==> flow/design.v <==
module pwm_hw(
input clk,      			 
input reset,  			     
input red,                   
input green,                 
input blue,                  
output [19:0] Red_High_HW,   
output [19:0] Red_Low_HW,    
output [19:0] Green_High_HW, 
output [19:0] Green_Low_HW,  
output [19:0] Blue_High_HW,  
output [19:0] Blue_Low_HW    
             );
HW_PWM Red(.clk(clk),.reset(reset),.Colour_input(red),.High_Count(Red_High_HW),.Low_Count(Red_Low_HW));           
HW_PWM Green(.clk(clk),.reset(reset),.Colour_input(green),.High_Count(Green_High_HW), .Low_Count(Green_Low_HW));  
HW_PWM Blue(.clk(clk),.reset(reset),.Colour_input(blue),.High_Count(Blue_High_HW), .Low_Count(Blue_Low_HW));      
endmodule
module HW_PWM(
input clk,                     
input reset,                   
input Colour_input,            
output reg [19:0] High_Count,  
output reg [19:0] Low_Count    
            );
reg PrevPwm;                   
reg [19:0]Count;               
always@(posedge clk)
begin
if (!reset)                    
    begin
	Count<=20'b0;
	High_Count<=20'b0;
	Low_Count<=20'b0;          
	PrevPwm<=1'b0;
	end
else if(Colour_input==1)       
   begin
	if(PrevPwm!=Colour_input)  
		begin
 		Low_Count<=Count;      
		PrevPwm<=1'b1;         
		Count<=20'b0;          
		end
	else
		begin                  
		Count<=Count+1'b1;     
		end
  end
else if(Colour_input==0)       
	begin
	if(PrevPwm!=Colour_input)  
		begin
		High_Count<=Count;     
		PrevPwm<=Colour_input; 
		Count<=20'b0;          
		end
else
     begin                     
     Count<=Count+1'b1;        
     end     
end
end			
endmodule			
# Step by step through the tools: pwm_hw
# Tool output for the design above, in the order of the flow.
# Lines are those of the file above, counted from 1.
# Operators carry their Yosys type and port widths (W data, S select, Z words).
# Library cell names are shortened.
# The mark -- stands for no value.
dict set report inputs {
  design {pwm_hw}
  clock_port {clk}
  cell_library {sky130hd}
  corner {tt_025C_1v80}
}

# After elaboration
# Yosys after proc, flatten, opt, wreduce and memory -nomap, before mapping. Memory bits, and registers merged into a memory's read port (data or address), are not among the register bits. Print and check cells are not counted. Equal cells are merged and count once.
dict set report word_totals {
  input_bits 5
  wordCells 40
  out_inout_bits 120
  reg_bits 183
}
dict set report classes {
  logic 4
  reduce_logical 9
  add_sub_neg 3
  eq_ne 3
  mux 9
}
# cell count
set ops {}
lappend ops {{$add A20 B1 Y20 const B} 3}
lappend ops {{$reduce_and A2 Y1} 6}
lappend ops {{$mux W1} 9}
lappend ops {{$reduce_or A2 Y1} 3}
lappend ops {{$not A1 Y1} 4}
lappend ops {{$ne A1 B1 Y1} 3}

# Depth
# Longest topological path by Yosys (ltp), each cell counted once; first at word level (registers and memories cut), then after technology mapping (sequential cells cut; the memories' decode and read muxes count).
dict set report logic_depth {
  ltp_word 3
  abc_area 0
  depth_mapped 6
  ltp_nobuf 5
}

# Mapped cells and area
# The flow's flattened synthesis, as Yosys stat reports it; memories are mapped. The netlist is that of the ABC_AREA named above (0 if unset); the other value can give another one.
# cell count area_total_um2
set by_type {}
lappend by_type {dfxtp_1 183 3.66E+03}
lappend by_type {mux2i_1 125 1251.2}
lappend by_type {nor2b_1 123 769.488}
lappend by_type {xnor2_1 23 201.443}
lappend by_type {nor2_1 43 161.405}
lappend by_type {nand3_1 27 135.13}
lappend by_type {clkbuf_1 34 127.622}
lappend by_type {xor2_1 13 113.859}
lappend by_type {ha_1 9 112.608}
lappend by_type {nand4_1 14 87.584}
lappend by_type {or3_1 12 75.072}
lappend by_type {a21oi_1 13 65.062}
lappend by_type {and3_1 9 56.304}
lappend by_type {o21ai_0 11 55.053}
lappend by_type {nor3_1 10 50.048}
lappend by_type {nand2_1 12 45.043}
lappend by_type {nor4_1 7 43.792}
lappend by_type {inv_1 11 41.29}
# Other cell types: 15; their cells: 24.
dict set report mapped {
  cells 703
  mapped_area_um2 7258.2
  buffers 39
  sequential_area_um2 3663.5
  flip_flops 183
}
# By module: a second synthesis without flattening, with its own total; a netlist apart from the flattened one above.
dict set report unflattened {
  cells_unflattened 705
  hier_area_um2 7319.5
}
# Rows give one instance, submodules left out.
# mod n_cells mod_area_um2 n_inst mod_seq_area_um2
set by_module {}
lappend by_module {HW_PWM 235 2439.8 3 1221.2}
lappend by_module {pwm_hw 0 0.0 1 0.0}

# Path before layout
# OpenSTA on the mapped netlist: ideal clock, no wires. The path of least setup slack (recovery checks aside). Input and output delay are each 20% of the period. Register names are those of the netlist, which keeps one name where synthesis merged equal registers.
dict set report synth_path {
  path_kind {input-to-reg}
  startpoint {input port green}
  endpoint {register Green.Count[14]}
  input_delay_ns 0.400
  setup_ns 0.059
  arrival_ns 1.698
  path_buffers 1
  stages 6
  launch_ns 0.400
  setup_slack_ns 0.243
  path_delay_ns 1.357
  t_required_ns 1.941
  tclk_ns 2.0
  period_less_setup_slack_ns 1.757
}
# "path_delay_ns" is the arrival time less input delay plus setup time.
# "stages" counts driving pins, that of a launching flip-flop among them; a cell with two outputs on the path counts twice.
# "period_less_setup_slack_ns" = period - worst setup slack (recovery checks aside). The figure is calculated, with input and output delays left at 20% of the set period.
# The rows between start and end are the longest chain of elaborated cells between them; the timing report does not say that the signal goes this way. Where chains are equally long, one stands for them.
# A line is the first line of the expression or statement that the cell stems from. Yosys adds cells for indexed reads and writes and turns some case tables into memories.
# A register here has more assigning lines than the two given.
dict set report synth_between {
  path_cell_list {inv_1 ha_1 clkbuf_1 nand2_1 or4_1 nand2_1}
  elab_chain_len 2
  cone_cells 2
  cone_classes {eq/ne: 1; reduce/logical: 1}
}
# element line
set synth_lines {}
lappend synth_lines {{from (decl)} 5} ;# input green,
lappend synth_lines {{$ne A1 B1 Y1} 38} ;# if(PrevPwm!=Colour_input)
lappend synth_lines {{$reduce_or A2 Y1} --}
lappend synth_lines {{to (assign)} 46} ;# Count<=Count+1'b1;
lappend synth_lines {{to (assign)} 59} ;# Count<=Count+1'b1;
lappend synth_lines {{to (decl)} 26} ;# reg [19:0]Count;

# Timing after layout
# Path of least setup slack in the final report of run A (OpenROAD, finished layout, wires in). Where an end is a register, its clock arrival counts in the times.
dict set report layout_path {
  path_kind {reg-to-reg}
  startpoint {register Red.Count[6]}
  endpoint {register Red.Count[7]}
  stages 8
  launch_ns 0.42
  setup_slack_ns -0.32
  setup_ns 0.07
  arrival_ns 2.00
  tclk_ns 1.31
  path_buffers 4
  t_required_ns 1.68
}
# The rows between start and end are the longest chain of elaborated cells between them; the timing report does not say that the signal goes this way. Where chains are equally long, one stands for them.
# A register here has more assigning lines than the two given.
dict set report layout_between {
  path_cell_list {dfxtp_2 nand4_1 buf_4 buf_6 buf_8 buf_6 or3_1 a21oi_2}
  elab_chain_len 1
  cone_cells 1
  cone_classes {add/sub: 1}
}
# element line
set layout_lines {}
lappend layout_lines {{from (decl)} 26} ;# reg [19:0]Count;
lappend layout_lines {{from (assign)} 46} ;# Count<=Count+1'b1;
lappend layout_lines {{from (assign)} 59} ;# Count<=Count+1'b1;
lappend layout_lines {{$add A20 B1 Y20} 46}
lappend layout_lines {{to (assign)} 46}
lappend layout_lines {{to (assign)} 59}
lappend layout_lines {{to (decl)} 26}

; Design pwm_hw on sky130hd. What follows are 4 stored runs of the flow, each under its own settings; their order means nothing. The constraints put input and output delay at 20% of the set period each and load the outputs with 0.01 pF.
; "timing.achieved_period_ns": clock period set for the run, less the worst setup slack. It is reckoned from that one timing run; input and output delays stay at 20% of the period that was set.
; "timing.worst_path_ns" = time allowed to the worst setup path (clock period - input delay - output delay, where it has them) - its slack; a late launch clock adds to it, a late capture clock takes from it.
; By "power.total_mw" is meant OpenSTA's value without simulated activity: inputs other than the clock are taken to toggle once in ten clock periods, and the tool carries that through the logic.

[run A: settings]
CORE_UTILIZATION = 30
CTS_CLUSTER_DIAMETER = 377
GPL_ROUTABILITY_DRIVEN = 0
MIN_ROUTING_LAYER = met1
SETUP_SLACK_MARGIN = 0.37
TNS_END_PERCENT = 80
period_ns = 1.31
CAP_MARGIN = 20
CORE_MARGIN = 2
SLEW_MARGIN = 20
[run A: results]
holdWs_ns = 0.224
timing.worst_path_ns = 1.63
critical_path_kind = reg-to-reg
design_die_area_um2 = 25454.6
ws_setup_ns = -0.325
fin_util_pct = 52.8
setup_tns_ns = -4.538
timing.achieved_period_ns = 1.635
synth_chip_area_um2 = 7258.2
power.total_mw = 12.014
final_cell_area_um2 = 12456.9

[run B: settings]
CAP_MARGIN = 10
CELL_PAD_IN_SITES_DETAIL_PLACEMENT = 2
CELL_PAD_IN_SITES_GLOBAL_PLACEMENT = 1
CORE_ASPECT_RATIO = 1.33
CORE_UTILIZATION = 46
CTS_CLUSTER_SIZE = 34
GPL_ROUTABILITY_DRIVEN = 0
HOLD_SLACK_MARGIN = 0.07
MAX_ROUTING_LAYER = met5
PLACE_DENSITY_LB_ADDON = 0.09
period_ns = 3.05
CORE_MARGIN = 2
SLEW_MARGIN = 20
[run B: results]
holdWs_ns = 0.537
timing.worst_path_ns = 1.94
critical_path_kind = input-to-reg
design_die_area_um2 = 16809.8
ws_setup_ns = 0.501
fin_util_pct = 59.8
setup_tns_ns = 0.000
timing.achieved_period_ns = 2.549
synth_chip_area_um2 = 7258.2
power.total_mw = 4.837
final_cell_area_um2 = 9183.8

[run C: settings]
CAP_MARGIN = 5
CORE_MARGIN = 8
CORE_UTILIZATION = 38
CTS_CLUSTER_SIZE = 22
GPL_TIMING_DRIVEN = 0
MAX_ROUTING_LAYER = met4
PLACE_DENSITY_LB_ADDON = 0.0
TNS_END_PERCENT = 10
period_ns = 2.0
SLEW_MARGIN = 20
[run C: results]
holdWs_ns = 0.420
timing.worst_path_ns = 1.50
critical_path_kind = input-to-reg
design_die_area_um2 = 23779.2
ws_setup_ns = 0.104
fin_util_pct = 49.9
setup_tns_ns = 0.000
timing.achieved_period_ns = 1.896
synth_chip_area_um2 = 7258.2
power.total_mw = 7.207
final_cell_area_um2 = 9330.2

[run D: settings]
CAP_MARGIN = 5
CORE_ASPECT_RATIO = 0.51
CORE_MARGIN = 9
CORE_UTILIZATION = 38
CTS_CLUSTER_SIZE = 22
GPL_TIMING_DRIVEN = 0
HOLD_SLACK_MARGIN = -0.06
MAX_ROUTING_LAYER = met4
PLACE_DENSITY_LB_ADDON = 0.0
SETUP_SLACK_MARGIN = 0.07
TNS_END_PERCENT = 75
period_ns = 2.0
SLEW_MARGIN = 20
[run D: results]
holdWs_ns = 0.397
timing.worst_path_ns = 1.86
critical_path_kind = reg-to-reg
design_die_area_um2 = 24685.0
ws_setup_ns = 0.139
fin_util_pct = 51.1
setup_tns_ns = 0.000
timing.achieved_period_ns = 1.861
synth_chip_area_um2 = 7258.2
power.total_mw = 7.355
final_cell_area_um2 = 9406.5
